==> flow/design.v <==
`timescale 1ns / 1ps
module spi_controller(
    input clk,
    input reset,
    output reg sensor_select,
    output reg write_start,
    output reg [7:0] write_data,
    output reg [2:0] write_count_bytes,
    input write_ready
    );
    parameter GYRO = 0;
    parameter ACCL = 1;
    parameter state_init = 0;
    parameter state_idle = 1;
    parameter state_gyro_x = 2;
    parameter state_idle_1 = 3;
    parameter state_gyro_y = 4;
    parameter state_idle_2 = 5;
    parameter state_accl_x = 6;
    parameter state_idle_3 = 7;
    parameter state_accl_y = 8;
    parameter state_idle_4 = 9;
    parameter state_accl_z = 10;
    parameter state_idle_5 = 11;
    reg [3:0] current_state;
    reg [3:0] next_state;
    always @ (posedge clk) begin
        if (reset)
            current_state <= state_init;
        else
            current_state <= next_state;
        end
    always @ (*) begin
        next_state = current_state;
        case (current_state)
            state_init: begin
                next_state = state_idle;
                end
            state_idle: begin
                if (write_ready)
                    next_state = state_gyro_x;
                end
            state_gyro_x: begin
                next_state = state_idle_1;
                end
            state_idle_1: begin
                if (write_ready)
                    next_state = state_gyro_y;
                end
            state_gyro_y: begin
                next_state = state_idle_2;
                end
            state_idle_2: begin
                if (write_ready)
                    next_state = state_accl_x;
                end
            state_accl_x: begin
                next_state = state_idle_3;
                end
            state_idle_3: begin
                if (write_ready)
                    next_state = state_accl_y;
                end
            state_accl_y: begin
                next_state = state_idle_4;
                end
            state_idle_4: begin
                if (write_ready)
                    next_state = state_accl_z;
                end
            state_accl_z: begin
                next_state = state_idle_5;
                end
            state_idle_5: begin
                if (write_ready)
                    next_state = state_gyro_x;
                end
            endcase
        end
    always @ (*) begin
        case (current_state)
            state_init: begin
                sensor_select = 1'b0;
                write_start = 1'b0;
                write_data = 8'd0;
                write_count_bytes = 3'b0;
                end
            state_idle: begin
                sensor_select = 1'b0;
                write_start = 1'b0;
                write_data = 8'd0;
                write_count_bytes = 3'b0;
                end
            state_gyro_x: begin
                sensor_select = GYRO;
                write_start = 1'b1;
                write_data = 8'h02;
                write_count_bytes = 3'd3;
                end
            state_idle_1: begin
                sensor_select = GYRO;
                write_start = 1'b0;
                write_data = 8'h02;
                write_count_bytes = 3'd3;
                end
            state_gyro_y: begin
                sensor_select = GYRO;
                write_start = 1'b1;
                write_data = 8'h04;
                write_count_bytes = 3'd3;
                end
            state_idle_2: begin
                sensor_select = GYRO;
                write_start = 1'b0;
                write_data = 8'h04;
                write_count_bytes = 3'd3;
                end
            state_accl_x: begin
                sensor_select = ACCL;
                write_start = 1'b1;
                write_data = 8'h12;
                write_count_bytes = 3'd4;
                end
            state_idle_3: begin
                sensor_select = ACCL;
                write_start = 1'b0;
                write_data = 8'h12;
                write_count_bytes = 3'd4;
                end
            state_accl_y: begin
                sensor_select = ACCL;
                write_start = 1'b1;
                write_data = 8'h14;
                write_count_bytes = 3'd4;
                end
            state_idle_4: begin
                sensor_select = ACCL;
                write_start = 1'b0;
                write_data = 8'h14;
                write_count_bytes = 3'd4;
                end
            state_accl_z: begin
                sensor_select = ACCL;
                write_start = 1'b1;
                write_data = 8'h16;
                write_count_bytes = 3'd4;
                end
            state_idle_5: begin
                sensor_select = ACCL;
                write_start = 1'b0;
                write_data = 8'h16;
                write_count_bytes = 3'd4;
                end
            default: begin
                sensor_select = 1'b0;
                write_start = 1'b0;
                write_data = 8'd0;
                write_count_bytes = 3'b0;
                end
            endcase
        end
endmodule
`timescale 1ns / 1ps
module spi_interface(
    input div_clk,
    input reset,
    input sensor_select,
    input write_start,
    input [7:0] write_data,
    input [2:0] write_count_bytes,
    output reg write_ready,
    output wire read_ready,
    output wire [7:0] read_data,
    output wire SCLK,
    output wire MOSI,
    input  wire MISO_G,
    output wire SS_G,
    input  wire MISO_A,
    output wire SS_A
    );
    parameter GYRO = 0;
    parameter ACCL = 1;
    parameter state_init = 0;
    parameter state_idle = 1;
    parameter state_write_init = 2;
    parameter state_write_set_ss = 3;
    parameter state_write_hi = 4;
    parameter state_write_lo = 5;
    parameter state_write_done = 6;
    reg [3:0] current_state;
    reg [3:0] next_state;
    reg [7:0] shift_reg_tx;
    reg tx_reset;
    reg tx_parallel_load_enable;
    reg tx_shift_right_enable;
    reg [7:0] shift_reg_rx;
    reg rx_reset;
    reg rx_shift_left_enable;
    reg slave_select_gyro;
    reg slave_select_accl;
    reg shared_clk;
    reg [3:0] count;
    reg [2:0] count_bytes;
    reg count_reset;
    reg count_load;
    reg count_enable;
    reg count_done;
    reg count_bytes_done;
    always @ (posedge div_clk) begin
        if (reset)
            current_state <= state_init;
        else
            current_state <= next_state;
        end
    always @ (*) begin
        next_state = current_state;
        case (current_state)
            state_init: begin
                next_state = state_idle;
                end
            state_idle: begin
                if (write_start)
                    next_state = state_write_init;
                end
            state_write_init: begin
                next_state = state_write_set_ss;
                end
            state_write_set_ss: begin
                next_state = state_write_hi;
                end
            state_write_hi: begin
                if (count_bytes_done)
                    next_state = state_write_done;
                else
                    next_state = state_write_lo;
                end
            state_write_lo: begin
                next_state = state_write_hi;
                end
            state_write_done: begin
                next_state = state_idle;
                end
            default: begin
                next_state = state_init;
                end
            endcase
        end
    always @ (posedge div_clk) begin
        if (tx_reset)
            shift_reg_tx <= 8'd0;
        else if (tx_parallel_load_enable)
            shift_reg_tx <= write_data;
        else if (tx_shift_right_enable)
            shift_reg_tx <= {shift_reg_tx[6:0], 1'b0};
        if (rx_reset)
            shift_reg_rx <= 8'd0;
        else if (rx_shift_left_enable && (sensor_select == GYRO))
            shift_reg_rx <= {shift_reg_rx[6:0], MISO_G};
        else if (rx_shift_left_enable && (sensor_select == ACCL))
            shift_reg_rx <= {shift_reg_rx[6:0], MISO_A};
        if (count_reset) begin
            count <= 4'd0;
            count_bytes <= 3'd0;
            count_done <= 1'b0;
            count_bytes_done <= 1'b0;
            end
        else if (count_load) begin
            count <= 4'd15;
            count_bytes <= write_count_bytes;
            end
        else if (count_enable) begin
            count <= count - 1;
            count_done <= 1'b0;
            if (count == 4'd1 && (write_count_bytes != count_bytes))
                count_done <= 1'b1;
            if (count == 4'd0) begin
                count_bytes <= count_bytes - 1;
                end
            if (count_bytes == 3'd1 && count == 4'd2)
                count_bytes_done <= 1'b1;
            end
        end
    always @ (*) begin
            write_ready = 1'b0;
            tx_reset = 1'b0;
            tx_parallel_load_enable = 1'b0;
            tx_shift_right_enable = 1'b0;
            rx_reset = 1'b0;
            rx_shift_left_enable = 1'b0;
            slave_select_gyro = 1'b1;
            slave_select_accl = 1'b1;
            shared_clk = 1'b0;
            count_reset = 1'b0;
            count_load = 1'b0;
            count_enable = 1'b0;
            case (current_state)
                state_init: begin
                    tx_reset = 1'b1;
                    rx_reset = 1'b1;
                    count_reset = 1'b1;
                    end
                state_idle: begin
                    write_ready = 1'b1;
                    count_reset = 1'b1;
                    end
                state_write_init: begin
                    count_load = 1'b1;
                    tx_parallel_load_enable = 1'b1;
                    end
                state_write_set_ss: begin
                    rx_shift_left_enable = 1'b1;
                    if (sensor_select == GYRO)
                        slave_select_gyro = 1'b0;
                    else
                        slave_select_accl = 1'b0;
                    end
                state_write_hi: begin
                    shared_clk = 1'b1;
                    tx_shift_right_enable = 1'b1;
                    count_enable = 1'b1;
                    if (sensor_select == GYRO)
                        slave_select_gyro = 1'b0;
                    else
                        slave_select_accl = 1'b0;
                    end
                state_write_lo: begin
                    shared_clk = 1'b0;
                    rx_shift_left_enable = 1'b1;
                    count_enable = 1'b1;
                    if (sensor_select == GYRO)
                        slave_select_gyro = 1'b0;
                    else
                        slave_select_accl = 1'b0;
                    end
                state_write_done: begin
                    shared_clk = 1'b0;
                    count_enable = 1'b1;
                    if (sensor_select == GYRO)
                        slave_select_gyro = 1'b0;
                    else
                        slave_select_accl = 1'b0;
                    end
                endcase
            end
        assign MOSI = shift_reg_tx[7];
        assign SS_G = slave_select_gyro;
        assign SS_A = slave_select_accl;
        assign SCLK = shared_clk;
        assign read_ready = count_done;
        assign read_data = shift_reg_rx;
endmodule
`timescale 1ns / 1ps
module spi_master(
    input clk,
    input reset,
    output wire read_ready,
    output wire [7:0] read_data,
    output wire SCLK,
    output wire MOSI,
    input  wire MISO_G,
    output wire SS_G,
    input  wire MISO_A,
    output wire SS_A
    );
    wire sensor_select;
    wire write_start;
    wire [7:0] write_data;
    wire [2:0] write_count_bytes;
    wire write_ready;
    spi_controller controller(.clk(clk),
                              .reset(reset),
                              .sensor_select(sensor_select),
                              .write_start(write_start),
                              .write_data(write_data),
                              .write_count_bytes(write_count_bytes),
                              .write_ready(write_ready));
    spi_interface spi_if(.div_clk(clk),
                            .reset(reset),
                            .sensor_select(sensor_select),
                            .write_start(write_start),
                            .write_data(write_data),
                            .write_count_bytes(write_count_bytes),
                            .write_ready(write_ready),
                            .read_ready(read_ready),
                            .read_data(read_data),
                            .SCLK(SCLK),
                            .MOSI(MOSI),
                            .MISO_G(MISO_G),
                            .SS_G(SS_G),
                            .MISO_A(MISO_A),
                            .SS_A(SS_A));
endmodule
`timescale 1ns / 1ps
module spi_axis_bridge(
    input clk,
    input reset,
    input read_ready,
    input [7:0] read_data,
    input TREADY,
    output reg TVALID,
    output [103:0] TDATA
    );
    reg [103:0] register_buffer;
    reg [3:0] internal_counter;
    always @ (posedge clk) begin
        if (reset)
            register_buffer <= 104'd0;
        else if (read_ready)
            register_buffer <= {register_buffer[95:0], read_data};
        end
    always @ (posedge clk) begin
        if (reset)
            internal_counter <= 4'd0;
        else if (internal_counter == 4'd13)
            internal_counter <= 4'd0;
        else if (read_ready)
            internal_counter <= internal_counter + 1'b1;
        end
    always @ (posedge clk) begin
        if (reset)
            TVALID <= 1'b0;
        else if (internal_counter == 4'd13)
            TVALID <= 1'b1;
        else if (TVALID && TREADY)
            TVALID <= 1'b0;
        end
    assign TDATA = register_buffer;
endmodule
`timescale 1 ns / 1 ns
module preprocessor
          (clk,
           reset,
           RAW_GYRO_X,
           RAW_GYRO_Y,
           RAW_ACCL_X,
           RAW_ACCL_Y,
           RAW_ACCL_Z,
           GYRO_X,
           GYRO_Y,
           ACCL_X,
           ACCL_Y,
           ACCL_Z,
           TVALID,
           TREADY);
  input   clk;
  input   reset;
  input   signed [15:0] RAW_GYRO_X;   
  input   signed [15:0] RAW_GYRO_Y;   
  input   signed [15:0] RAW_ACCL_X;   
  input   signed [15:0] RAW_ACCL_Y;   
  input   signed [15:0] RAW_ACCL_Z;   
  output  signed [15:0] GYRO_X;   
  output  signed [15:0] GYRO_Y;   
  output  signed [15:0] ACCL_X;   
  output  signed [15:0] ACCL_Y;   
  output  signed [15:0] ACCL_Z;   
  input TVALID;
  output TREADY;
  assign TREADY = 1'b1;
  wire signed [30:0] Data_Type_Conversion6_out1;   
  wire signed [61:0] Gain8_mul_temp;   
  wire signed [16:0] Gain8_out1;   
  wire signed [33:0] Gain12_mul_temp;   
  wire signed [15:0] Gain12_out1;   
  reg signed [15:0] Unit_Delay_out1;   
  wire signed [30:0] Data_Type_Conversion1_out1;   
  wire signed [61:0] Gain2_mul_temp;   
  wire signed [16:0] Gain2_out1;   
  wire signed [33:0] Gain1_mul_temp;   
  wire signed [15:0] Gain1_out1;   
  reg signed [15:0] Unit_Delay1_out1;   
  wire signed [30:0] Data_Type_Conversion_out1;   
  wire signed [61:0] Gain3_mul_temp;   
  wire signed [16:0] Gain3_out1;   
  wire signed [33:0] Gain4_mul_temp;   
  wire signed [15:0] Gain4_out1;   
  reg signed [15:0] Unit_Delay2_out1;   
  wire signed [30:0] Data_Type_Conversion2_out1;   
  wire signed [61:0] Gain5_mul_temp;   
  wire signed [16:0] Gain5_out1;   
  wire signed [33:0] Gain6_mul_temp;   
  wire signed [15:0] Gain6_out1;   
  reg signed [15:0] Unit_Delay3_out1;   
  wire signed [30:0] Data_Type_Conversion3_out1;   
  wire signed [61:0] Gain7_mul_temp;   
  wire signed [16:0] Gain7_out1;   
  wire signed [33:0] Gain9_mul_temp;   
  wire signed [15:0] Gain9_out1;   
  reg signed [15:0] Unit_Delay4_out1;   
  assign Data_Type_Conversion6_out1 = {RAW_GYRO_X, 15'b000000000000000};
  assign Gain8_mul_temp = 31'sb0100000000000000100000000000001 * Data_Type_Conversion6_out1;
  assign Gain8_out1 = Gain8_mul_temp[60:44] + $signed({1'b0, Gain8_mul_temp[43] & (( ~ Gain8_mul_temp[61]) | (|Gain8_mul_temp[42:0]))});
  assign Gain12_mul_temp = 17'sb01111101000000000 * Gain8_out1;
  assign Gain12_out1 = Gain12_mul_temp[31:16] + $signed({1'b0, Gain12_mul_temp[15] & (( ~ Gain12_mul_temp[33]) | (|Gain12_mul_temp[14:0]))});
  always @(posedge clk)
    begin : Unit_Delay_process
      if (reset == 1'b1) begin
        Unit_Delay_out1 <= 16'sb0000000000000000;
      end
      else if (TREADY && TVALID) begin
        Unit_Delay_out1 <= Gain12_out1;
      end
    end
  assign GYRO_X = Unit_Delay_out1;
  assign Data_Type_Conversion1_out1 = {RAW_GYRO_Y, 15'b000000000000000};
  assign Gain2_mul_temp = 31'sb0100000000000000100000000000001 * Data_Type_Conversion1_out1;
  assign Gain2_out1 = Gain2_mul_temp[60:44] + $signed({1'b0, Gain2_mul_temp[43] & (( ~ Gain2_mul_temp[61]) | (|Gain2_mul_temp[42:0]))});
  assign Gain1_mul_temp = 17'sb01111101000000000 * Gain2_out1;
  assign Gain1_out1 = Gain1_mul_temp[31:16] + $signed({1'b0, Gain1_mul_temp[15] & (( ~ Gain1_mul_temp[33]) | (|Gain1_mul_temp[14:0]))});
  always @(posedge clk)
    begin : Unit_Delay1_process
      if (reset == 1'b1) begin
        Unit_Delay1_out1 <= 16'sb0000000000000000;
      end
      else if (TREADY && TVALID) begin
        Unit_Delay1_out1 <= Gain1_out1;
      end
    end
  assign GYRO_Y = Unit_Delay1_out1;
  assign Data_Type_Conversion_out1 = {RAW_ACCL_X, 15'b000000000000000};
  assign Gain3_mul_temp = 31'sb0100000000000000100000000000001 * Data_Type_Conversion_out1;
  assign Gain3_out1 = Gain3_mul_temp[60:44] + $signed({1'b0, Gain3_mul_temp[43] & (( ~ Gain3_mul_temp[61]) | (|Gain3_mul_temp[42:0]))});
  assign Gain4_mul_temp = 17'sb01011101110000000 * Gain3_out1;
  assign Gain4_out1 = Gain4_mul_temp[31:16] + $signed({1'b0, Gain4_mul_temp[15] & (( ~ Gain4_mul_temp[33]) | (|Gain4_mul_temp[14:0]))});
  always @(posedge clk)
    begin : Unit_Delay2_process
      if (reset == 1'b1) begin
        Unit_Delay2_out1 <= 16'sb0000000000000000;
      end
      else if (TREADY && TVALID) begin
        Unit_Delay2_out1 <= Gain4_out1;
      end
    end
  assign ACCL_X = Unit_Delay2_out1;
  assign Data_Type_Conversion2_out1 = {RAW_ACCL_Y, 15'b000000000000000};
  assign Gain5_mul_temp = 31'sb0100000000000000100000000000001 * Data_Type_Conversion2_out1;
  assign Gain5_out1 = Gain5_mul_temp[60:44] + $signed({1'b0, Gain5_mul_temp[43] & (( ~ Gain5_mul_temp[61]) | (|Gain5_mul_temp[42:0]))});
  assign Gain6_mul_temp = 17'sb01011101110000000 * Gain5_out1;
  assign Gain6_out1 = Gain6_mul_temp[31:16] + $signed({1'b0, Gain6_mul_temp[15] & (( ~ Gain6_mul_temp[33]) | (|Gain6_mul_temp[14:0]))});
  always @(posedge clk)
    begin : Unit_Delay3_process
      if (reset == 1'b1) begin
        Unit_Delay3_out1 <= 16'sb0000000000000000;
      end
      else if (TREADY && TVALID) begin
        Unit_Delay3_out1 <= Gain6_out1;
      end
    end
  assign ACCL_Y = Unit_Delay3_out1;
  assign Data_Type_Conversion3_out1 = {RAW_ACCL_Z, 15'b000000000000000};
  assign Gain7_mul_temp = 31'sb0100000000000000100000000000001 * Data_Type_Conversion3_out1;
  assign Gain7_out1 = Gain7_mul_temp[60:44] + $signed({1'b0, Gain7_mul_temp[43] & (( ~ Gain7_mul_temp[61]) | (|Gain7_mul_temp[42:0]))});
  assign Gain9_mul_temp = 17'sb01011101110000000 * Gain7_out1;
  assign Gain9_out1 = Gain9_mul_temp[31:16] + $signed({1'b0, Gain9_mul_temp[15] & (( ~ Gain9_mul_temp[33]) | (|Gain9_mul_temp[14:0]))});
  always @(posedge clk)
    begin : Unit_Delay4_process
      if (reset == 1'b1) begin
        Unit_Delay4_out1 <= 16'sb0000000000000000;
      end
      else if (TREADY && TVALID) begin
        Unit_Delay4_out1 <= Gain9_out1;
      end
    end
  assign ACCL_Z = Unit_Delay4_out1;
endmodule
`timescale 1ns / 1ps
module attitude_estimation(
    input clk,
    input reset,
    output SCLK,
    output MOSI,
    input  MISO_G,
    output SS_G,
    input  MISO_A,
    output SS_A,
    output [15:0] gyro_x,
    output [15:0] gyro_y,
    output [15:0] accl_x,
    output [15:0] accl_y,
    output [15:0] accl_z
    );
    wire read_ready;
    wire [7:0] read_data;
    wire TREADY;
    wire TVALID;
    wire [103:0] TDATA;
    spi_master master (.clk(clk),
                       .reset(reset),
                       .read_ready(read_ready),
                       .read_data(read_data),
                       .SCLK(SCLK),
                       .MOSI(MOSI),
                       .MISO_G(MISO_G),
                       .SS_G(SS_G),
                       .MISO_A(MISO_A),
                       .SS_A(SS_A));
    spi_axis_bridge bridge (.clk(clk),
                            .reset(reset),
                            .read_ready(read_ready),
                            .read_data(read_data),
                            .TREADY(TREADY),
                            .TVALID(TVALID),
                            .TDATA(TDATA));
    preprocessor preprocessor (.clk(clk),
                               .reset(reset),
                               .RAW_GYRO_X({TDATA[95:88], TDATA[103:96]}),
                               .RAW_GYRO_Y({TDATA[79:72], TDATA[87:80]}),
                               .RAW_ACCL_X({TDATA[55:48], TDATA[63:56]}),
                               .RAW_ACCL_Y({TDATA[31:24], TDATA[39:32]}),
                               .RAW_ACCL_Z({TDATA[7:0], TDATA[15:8]}),
                               .GYRO_X(gyro_x),
                               .GYRO_Y(gyro_y),
                               .ACCL_X(accl_x),
                               .ACCL_Y(accl_y),
                               .ACCL_Z(accl_z),
                               .TREADY(TREADY),
                               .TVALID(TVALID));
endmodule
## Tool chain data of attitude_estimation

Each step is given for the RTL above and for the edited RTL.
Lines under "original" count in the file above, lines under "edited" in the edited file.
"change": "edited" minus "original" as printed here.
Cell names lack the library's common part.
The mark -- stands for no value.

- Design top: attitude_estimation
- Clock port: clk
- Standard-cell library: sky130hd
- Timing corner: tt_025C_1v80

## Diff

The edit as a unified diff against the file above.
This change comes from a script, not from a designer. The edited design behaves differently; no optimisation was intended.

```diff
@@ -257,5 +257,5 @@
         else if (rx_shift_left_enable && (sensor_select == GYRO))
             shift_reg_rx <= {shift_reg_rx[6:0], MISO_G};
-        else if (rx_shift_left_enable && (sensor_select == ACCL))
+        else 
             shift_reg_rx <= {shift_reg_rx[6:0], MISO_A};
         if (count_reset) begin
```

## Word level

Counts by Yosys on the flattened word-level netlist (proc, flatten, opt, wreduce; memories kept). Print and check cells are left out. Cells with the same type and inputs are merged into one.
Memory sizes are those after Yosys's memory passes, which may raise the word count (mostly to a power of two), join words into wider ones and drop unused or constant bits.

Operators by class:

| element | original | edited | change |
|---|---|---|---|
| mux-type cells | 33 | 32 | -1 |
| bitwise operators | 32 | 32 | 0 |
| div/mod/pow operators | 0 | 0 | 0 |
| reduce/logical cells | 33 | 31 | -2 |
| $mul | 10 | 10 | 0 |
| magnitude comparators | 0 | 0 | 0 |
| shift operators | 0 | 0 | 0 |
| equality and inequality tests | 28 | 28 | 0 |
| $add $sub $neg | 13 | 13 | 0 |

Operators by type and width:

| kind | original | edited | change |
|---|---|---|---|
| two-way mux 8 bit | 4 | 2 | -2 |
| two-way mux 1 bit | 13 | 14 | +1 |
| logical AND 1 bit | 4 | 3 | -1 |
| nonzero test 2 bit | 4 | 3 | -1 |
| inverter 1 bit | 12 | 12 | 0 |
| bitwise AND 1 bit | 10 | 10 | 0 |
| two-way mux 4 bit | 10 | 10 | 0 |
| bitwise OR 1 bit | 10 | 10 | 0 |
| == test 4 x 3 -> 1 bit (second input constant) | 7 | 7 | 0 |
| adder 16 x 1 -> 16 bit | 5 | 5 | 0 |
| adder 17 x 1 -> 17 bit | 5 | 5 | 0 |
| == test 4 x 2 -> 1 bit (second input constant) | 5 | 5 | 0 |
| == test 4 bit (second input constant) | 5 | 5 | 0 |
| multiplier 31 x 16 -> 47 bit (first input constant) | 5 | 5 | 0 |
| OR reduction 2 bit | 5 | 5 | 0 |
| OR reduction 28 bit | 5 | 5 | 0 |
| != test 2 bit (second input constant) | 4 | 4 | 0 |
| == test 4 x 1 -> 1 bit (second input constant) | 3 | 3 | 0 |
| logical NOT 4 bit | 3 | 3 | 0 |
| multiplier 10 x 17 -> 27 bit (first input constant) | 3 | 3 | 0 |
| two-way mux 3 bit | 3 | 3 | 0 |
| OR reduction 8 bit | 3 | 3 | 0 |
| multiplier 8 x 17 -> 25 bit (first input constant) | 2 | 2 | 0 |
| != test 2 x 1 -> 1 bit (second input constant) | 2 | 2 | 0 |
| AND reduction 2 bit | 2 | 2 | 0 |
| OR reduction 6 bit | 2 | 2 | 0 |
| adder 4 x 1 -> 4 bit (second input constant) | 1 | 1 | 0 |
| == test 3 x 1 -> 1 bit (second input constant) | 1 | 1 | 0 |

The list need not be complete.

Word-level totals:

| element | original | edited | change |
|---|---|---|---|
| word width x clocked read ports | 8 | 8 | 0 |
| ROM bits | 128 | 128 | 0 |
| RAM bits | 0 | 0 | 0 |
| bits in latches | 0 | 0 | 0 |
| output and inout port bits | 84 | 84 | 0 |
| bits in registers | 222 | 222 | 0 |
| memories kept | 1 | 1 | 0 |

Memory list:

| element | original | edited |
|---|---|---|
| shape (words x width / read and write ports) | 16 x 8 bit 1R0W | 16 x 8 bit 1R0W |

## Depth

Yosys ltp: most cells in a row. Word level: on the elaborated netlist, between registers, memories and ports. Mapped: between sequential cells and ports; inverters and the memories' decode and read muxes count.

Logic depth:

| element | original | edited | change |
|---|---|---|---|
| depth in word-level cells | 10 | 10 | 0 |
| ABC_AREA | 0 | 0 | -- |
| depth in mapped cells | 62 | 59 | -3 |
| mapped depth without buffers | 60 | 56 | -4 |

## After synthesis

Source: synth_stat.txt of the flow (Yosys; design flattened, memories mapped). It holds for the ABC_AREA given above (unset counts as 0); a run with the other value may have another netlist.

Synthesis totals:

| element | original | edited | change |
|---|---|---|---|
| cell count | 4,628 | 4,577 | -51 |
| buffers | 134 | 128 | -6 |
| flip-flops | 229 | 229 | 0 |
| cell area after synthesis (um^2) | 40,239.8 | 39,943.3 | -296.5 |

Cell types:

| cell type | original | edited | change |
|---|---|---|---|
| nand2_1 | 210 | 185 | -25 |
| a21o_1 | 87 | 63 | -24 |
| nand4_1 | 48 | 65 | +17 |
| xor2_1 | 162 | 146 | -16 |
| nor2b_1 | 24 | 39 | +15 |
| o21ai_1 | 3 | 17 | +14 |
| nor3_1 | 87 | 74 | -13 |
| a31oi_1 | 48 | 35 | -13 |
| nor2_1 | 363 | 374 | +11 |
| clkbuf_1 | 106 | 96 | -10 |
| and2_1 | 28 | 37 | +9 |
| o31ai_1 | 23 | 14 | -9 |
| nand3_1 | 93 | 86 | -7 |
| buf_2 | 10 | 17 | +7 |
| a21oi_1 | 203 | 209 | +6 |
| buf_1 | 16 | 10 | -6 |
| and3_1 | 38 | 33 | -5 |
| nand2b_1 | 29 | 24 | -5 |

The list need not be complete.
By module: a second synthesis without flattening, with its own total; a netlist apart from the flattened one above.

Unflattened totals:

| element | original | edited | change |
|---|---|---|---|
| cell total of the unflattened synthesis | 4,824 | 4,803 | -21 |
| area (unflattened synthesis) (um^2) | 41,941.5 | 41,676.2 | -265.3 |

Rows give one instance, submodules left out.

By module, original:

| module | area (um^2) | cells | times used |
|---|---|---|---|
| preprocessor | 36,117.1 | 4,246 | 1 |
| spi_axis_bridge | 3,881.2 | 358 | 1 |
| spi_interface | 1,408.9 | 161 | 1 |
| spi_controller | 534.3 | 59 | 1 |
| (no name shown) | 0.0 | 0 | 1 |
| spi_master | 0.0 | 0 | 1 |

By module, edited:

| module | area (um^2) | cells | times used |
|---|---|---|---|
| preprocessor | 35,903.2 | 4,243 | 1 |
| spi_axis_bridge | 3,881.2 | 358 | 1 |
| spi_interface | 1,357.6 | 143 | 1 |
| spi_controller | 534.3 | 59 | 1 |
| (no name shown) | 0.0 | 0 | 1 |
| spi_master | 0.0 | 0 | 1 |

## Timing after synthesis

Source: OpenSTA report_checks on the synthesized netlist (no wires, ideal clock, input and output delay 20% of the period each), path of least setup slack; recovery checks are left aside. Register names are those of the netlist, which keeps one name where synthesis merged equal registers.

Path after synthesis:

| element | original | edited | change |
|---|---|---|---|
| path kind | flip-flop to flip-flop | flip-flop to flip-flop | -- |
| start | register bridge.register_buffer[31] | register bridge.register_buffer[7] | -- |
| end | register preprocessor.Unit_Delay3_out1[10] | register preprocessor.Unit_Delay4_out1[13] | -- |
| slack (ps) | 3,498 | 3,225 | -273 |
| driving pins on the path | 55 | 52 | -3 |
| data arrival time (ps) | 12,411 | 12,689 | +278 |
| time at the first pin (ps) | 0 | 0 | 0 |
| buffers on the path | 2 | 1 | -1 |
| period (ps) | 16,000 | 16,000 | 0 |
| delay of the path (ps) | 12,502 | 12,775 | +273 |
| synthesis period reached (ps) | 12,502 | 12,775 | +273 |

"delay of the path" = arrival - input delay + setup time.
"driving pins on the path" counts driving pins, that of a launching flip-flop among them; a cell with two outputs on the path counts twice.
"synthesis period reached" is the clock period less the worst setup slack; recovery checks do not enter. This is arithmetic on one report: input and output delays are still those of the set period (20% each).
Between the ends stands the longest chain of elaborated cells between them, by number of cells; it is not shown to be the way that was timed. Of several equally long chains one is given.
Each line given opens the expression or statement behind the cell; cells for indexed reads and writes are added by Yosys, which also makes memories of some case tables.

On the way, after synthesis, original:
- Path through: dfxtp_1 ha_1 fa_1 ha_1 fa_1 ha_1 ha_1 clkbuf_1 nand3_1 a311oi_1 o21ai_0 a21oi_1 nor2_1 o21ai_0 nand2_1 a21oi_1 xnor2_1 a211oi_1 [... 19 more ...] ha_1 clkbuf_1 a41oi_1 o21ai_0 a21oi_1 o31ai_1 a31oi_1 o21ai_0 a21o_1 a21oi_1 o21ai_0 xor2_1 a21oi_1 ha_1 ha_1 nand4_1 or3_1 a311oi_1
- Cells in the longest elaborated chain: 10
- Elaborated cells between the ends (all ways): 12
- RTL lines with such cells: 4
- Classes of those cells: add/sub: 2; mul: 2; logic: 6; reduce/logical: 2

Ends and longest elaborated chain, after synthesis, original:

| element | line | source |
|---|---|---|
| start, declared | 403 | `reg [103:0] register_buffer;` |
| start, assigned | 407 | `register_buffer <= 104'd0;` |
| start, assigned | 409 | `register_buffer <= {register_buffer[95:0], read_data};` |
| multiplier 31 x 16 -> 47 bit | 536 | `assign Gain5_mul_temp = 31'sb0100000000000000100000000000001 * Data_Type_Conversion2_out1;` |
| inverter 1 bit | 537 | `assign Gain5_out1 = Gain5_mul_temp[60:44] + $signed({1'b0, Gain5_mul_temp[43] & (( ~ Gain5_mul_temp[61]) \| (\|G ...` |
| bitwise OR 1 bit | 537 |  |
| bitwise AND 1 bit | 537 |  |
| adder 17 x 1 -> 17 bit | 537 |  |
| multiplier 10 x 17 -> 27 bit | 538 | `assign Gain6_mul_temp = 17'sb01011101110000000 * Gain5_out1;` |
| inverter 1 bit | 539 | `assign Gain6_out1 = Gain6_mul_temp[31:16] + $signed({1'b0, Gain6_mul_temp[15] & (( ~ Gain6_mul_temp[33]) \| (\|G ...` |
| bitwise OR 1 bit | 539 |  |
| bitwise AND 1 bit | 539 |  |
| adder 16 x 1 -> 16 bit | 539 |  |
| end, assigned | 543 | `Unit_Delay3_out1 <= 16'sb0000000000000000;` |
| end, assigned | 546 | `Unit_Delay3_out1 <= Gain6_out1;` |
| end, declared | 483 | `reg signed [15:0] Unit_Delay3_out1;` |

On the way, after synthesis, edited:
- Path through: dfxtp_1 ha_1 fa_1 ha_1 fa_1 ha_1 ha_1 nor3b_1 a211oi_2 o31a_1 o21ai_0 a21oi_1 o22ai_1 a21o_1 a21oi_1 xnor2_1 a41oi_1 ha_1 [... 16 more ...] ha_1 nand3_1 or4b_2 nand4_1 a311oi_1 o21bai_1 a21oi_1 o21bai_1 a21oi_1 xor2_1 o31a_1 ha_1 and3_1 and4_1 clkbuf_1 nor3b_1 xor2_1 a211oi_1
- Cells in the longest elaborated chain: 10
- Elaborated cells between the ends (all ways): 12
- RTL lines with such cells: 4
- Classes of those cells: add/sub: 2; mul: 2; logic: 6; reduce/logical: 2

Ends and longest elaborated chain, after synthesis, edited:

| element | line | source |
|---|---|---|
| start, declared | 403 | `reg [103:0] register_buffer;` |
| start, assigned | 407 | `register_buffer <= 104'd0;` |
| start, assigned | 409 | `register_buffer <= {register_buffer[95:0], read_data};` |
| multiplier 31 x 16 -> 47 bit | 551 | `assign Gain7_mul_temp = 31'sb0100000000000000100000000000001 * Data_Type_Conversion3_out1;` |
| inverter 1 bit | 552 | `assign Gain7_out1 = Gain7_mul_temp[60:44] + $signed({1'b0, Gain7_mul_temp[43] & (( ~ Gain7_mul_temp[61]) \| (\|G ...` |
| bitwise OR 1 bit | 552 |  |
| bitwise AND 1 bit | 552 |  |
| adder 17 x 1 -> 17 bit | 552 |  |
| multiplier 10 x 17 -> 27 bit | 553 | `assign Gain9_mul_temp = 17'sb01011101110000000 * Gain7_out1;` |
| inverter 1 bit | 554 | `assign Gain9_out1 = Gain9_mul_temp[31:16] + $signed({1'b0, Gain9_mul_temp[15] & (( ~ Gain9_mul_temp[33]) \| (\|G ...` |
| bitwise OR 1 bit | 554 |  |
| bitwise AND 1 bit | 554 |  |
| adder 16 x 1 -> 16 bit | 554 |  |
| end, assigned | 558 | `Unit_Delay4_out1 <= 16'sb0000000000000000;` |
| end, assigned | 561 | `Unit_Delay4_out1 <= Gain9_out1;` |
| end, declared | 489 | `reg signed [15:0] Unit_Delay4_out1;` |

## Timing after layout

Path of least setup slack in the final report of each run of pair 1 (OpenROAD, finished layout, wires in). Where an end is a register, its clock arrival counts in the times.
The path's times are printed in steps of 10 ps; the period is the one set.

Path post-layout:

| element | original | edited | change |
|---|---|---|---|
| path kind | flip-flop to flip-flop | flip-flop to flip-flop | -- |
| start | register bridge.register_buffer[31] | register bridge.register_buffer[55] | -- |
| end | register preprocessor.Unit_Delay3_out1[10] | register preprocessor.Unit_Delay2_out1[12] | -- |
| time at the first pin (ps) | 600 | 590 | -10 |
| buffers on the path | 0 | 0 | 0 |
| data arrival time (ps) | 14,800 | 14,520 | -280 |
| driving pins on the path | 53 | 52 | -1 |
| slack (ps) | 1,710 | 1,980 | +270 |
| period (ps) | 16,000 | 16,000 | 0 |

Between the ends stands the longest chain of elaborated cells between them, by number of cells; it is not shown to be the way that was timed. Of several equally long chains one is given.

On the way, post-layout, original:
- Path through: dfxtp_1 ha_1 fa_1 ha_1 fa_1 ha_1 ha_1 nand3_1 a311oi_1 o21ai_0 a21oi_1 nor2_1 o21ai_0 nand2_1 a21oi_1 xnor2_1 a211oi_1 ha_1 [... 17 more ...] inv_1 ha_1 a41oi_1 o21ai_0 a21oi_1 o31ai_1 a31oi_1 o21ai_0 a21o_1 a21oi_1 o21ai_0 xor2_1 a21oi_1 ha_1 ha_1 nand4_1 or3_1 a311oi_1
- Cells in the longest elaborated chain: 10
- Elaborated cells between the ends (all ways): 12
- RTL lines with such cells: 4
- Classes of those cells: add/sub: 2; mul: 2; logic: 6; reduce/logical: 2

Ends and longest elaborated chain, post-layout, original:

| element | line | source |
|---|---|---|
| start, declared | 403 | `reg [103:0] register_buffer;` |
| start, assigned | 407 | `register_buffer <= 104'd0;` |
| start, assigned | 409 | `register_buffer <= {register_buffer[95:0], read_data};` |
| multiplier 31 x 16 -> 47 bit | 536 | `assign Gain5_mul_temp = 31'sb0100000000000000100000000000001 * Data_Type_Conversion2_out1;` |
| inverter 1 bit | 537 | `assign Gain5_out1 = Gain5_mul_temp[60:44] + $signed({1'b0, Gain5_mul_temp[43] & (( ~ Gain5_mul_temp[61]) \| (\|G ...` |
| bitwise OR 1 bit | 537 |  |
| bitwise AND 1 bit | 537 |  |
| adder 17 x 1 -> 17 bit | 537 |  |
| multiplier 10 x 17 -> 27 bit | 538 | `assign Gain6_mul_temp = 17'sb01011101110000000 * Gain5_out1;` |
| inverter 1 bit | 539 | `assign Gain6_out1 = Gain6_mul_temp[31:16] + $signed({1'b0, Gain6_mul_temp[15] & (( ~ Gain6_mul_temp[33]) \| (\|G ...` |
| bitwise OR 1 bit | 539 |  |
| bitwise AND 1 bit | 539 |  |
| adder 16 x 1 -> 16 bit | 539 |  |
| end, assigned | 543 | `Unit_Delay3_out1 <= 16'sb0000000000000000;` |
| end, assigned | 546 | `Unit_Delay3_out1 <= Gain6_out1;` |
| end, declared | 483 | `reg signed [15:0] Unit_Delay3_out1;` |

On the way, post-layout, edited:
- Path through: dfxtp_1 ha_1 inv_1 fa_1 inv_1 ha_1 fa_1 ha_1 ha_1 a21o_1 a21oi_1 o32ai_1 o31ai_1 a31o_2 o21ai_0 a21o_1 a21oi_1 xnor2_1 [... 16 more ...] ha_1 nand2_1 nor2_1 a21boi_0 o21bai_1 a31oi_1 o21ai_0 a21boi_0 o21a_1 o21a_1 o31a_1 ha_1 ha_1 nand2_1 nor3_1 nand4_1 xor2_1 a211oi_1
- Cells in the longest elaborated chain: 10
- Elaborated cells between the ends (all ways): 12
- RTL lines with such cells: 4
- Classes of those cells: add/sub: 2; mul: 2; logic: 6; reduce/logical: 2

Ends and longest elaborated chain, post-layout, edited:

| element | line | source |
|---|---|---|
| start, declared | 403 | `reg [103:0] register_buffer;` |
| start, assigned | 407 | `register_buffer <= 104'd0;` |
| start, assigned | 409 | `register_buffer <= {register_buffer[95:0], read_data};` |
| multiplier 31 x 16 -> 47 bit | 521 | `assign Gain3_mul_temp = 31'sb0100000000000000100000000000001 * Data_Type_Conversion_out1;` |
| inverter 1 bit | 522 | `assign Gain3_out1 = Gain3_mul_temp[60:44] + $signed({1'b0, Gain3_mul_temp[43] & (( ~ Gain3_mul_temp[61]) \| (\|G ...` |
| bitwise OR 1 bit | 522 |  |
| bitwise AND 1 bit | 522 |  |
| adder 17 x 1 -> 17 bit | 522 |  |
| multiplier 10 x 17 -> 27 bit | 523 | `assign Gain4_mul_temp = 17'sb01011101110000000 * Gain3_out1;` |
| inverter 1 bit | 524 | `assign Gain4_out1 = Gain4_mul_temp[31:16] + $signed({1'b0, Gain4_mul_temp[15] & (( ~ Gain4_mul_temp[33]) \| (\|G ...` |
| bitwise OR 1 bit | 524 |  |
| bitwise AND 1 bit | 524 |  |
| adder 16 x 1 -> 16 bit | 524 |  |
| end, assigned | 528 | `Unit_Delay2_out1 <= 16'sb0000000000000000;` |
| end, assigned | 531 | `Unit_Delay2_out1 <= Gain4_out1;` |
| end, declared | 477 | `reg signed [15:0] Unit_Delay2_out1;` |

## Measured runs

Runs of the flow (Yosys, OpenROAD) on both versions; the two runs of a pair have the same settings. The constraints put input and output delay at 20% of the set period each and load the outputs with 0.01 pF.

Settings, pair 1:
- CORE_UTILIZATION: 40
- period_ns: 16.0
- CAP_MARGIN: 20
- CORE_MARGIN: 2
- SLEW_MARGIN: 20

Final reports, pair 1:

| element | original | edited | change |
|---|---|---|---|
| utilization after layout (%) | 43.4 | 43.5 | +0.1 |
| worst setup slack after layout (ps) | 1,713 | 1,983 | +270 |
| total power of the final layout (mW) | 1.300 | 1.285 | -0.015 |
| standard-cell area after layout (um^2) | 43,360.3 | 42,973.7 | -386.6 |
| setup TNS (ps) | 0 | 0 | 0 |
| die area (um^2) | 103,153.0 | 102,403.0 | -750.0 |
| lowest hold slack (ps) | 452 | 455 | +3 |
| cell area after synthesis (um^2) | 40,239.8 | 39,943.3 | -296.5 |

Settings, pair 2:
- ABC_AREA: 1
- CORE_ASPECT_RATIO: 0.74
- CORE_MARGIN: 2
- CORE_UTILIZATION: 29
- CTS_CLUSTER_DIAMETER: 362
- GPL_ROUTABILITY_DRIVEN: 0
- MAX_ROUTING_LAYER: met5
- SLEW_MARGIN: 25
- period_ns: 8.7
- CAP_MARGIN: 20

Final reports, pair 2:

| element | original | edited | change |
|---|---|---|---|
| utilization after layout (%) | 43.7 | 44.3 | +0.6 |
| worst setup slack after layout (ps) | -1,065 | -1,113 | -48 |
| total power of the final layout (mW) | 3.170 | 3.183 | +0.013 |
| standard-cell area after layout (um^2) | 64,504.4 | 66,032.1 | +1,527.7 |
| setup TNS (ps) | -63,842 | -54,706 | +9,136 |
| die area (um^2) | 152,304.0 | 152,712.0 | +408.0 |
| lowest hold slack (ps) | 420 | 398 | -22 |
| cell area after synthesis (um^2) | 43,257.7 | 43,374.1 | +116.4 |

By "total power of the final layout" is meant OpenSTA's value without simulated activity: inputs other than the clock are taken to toggle once in ten clock periods, and the tool carries that through the logic.
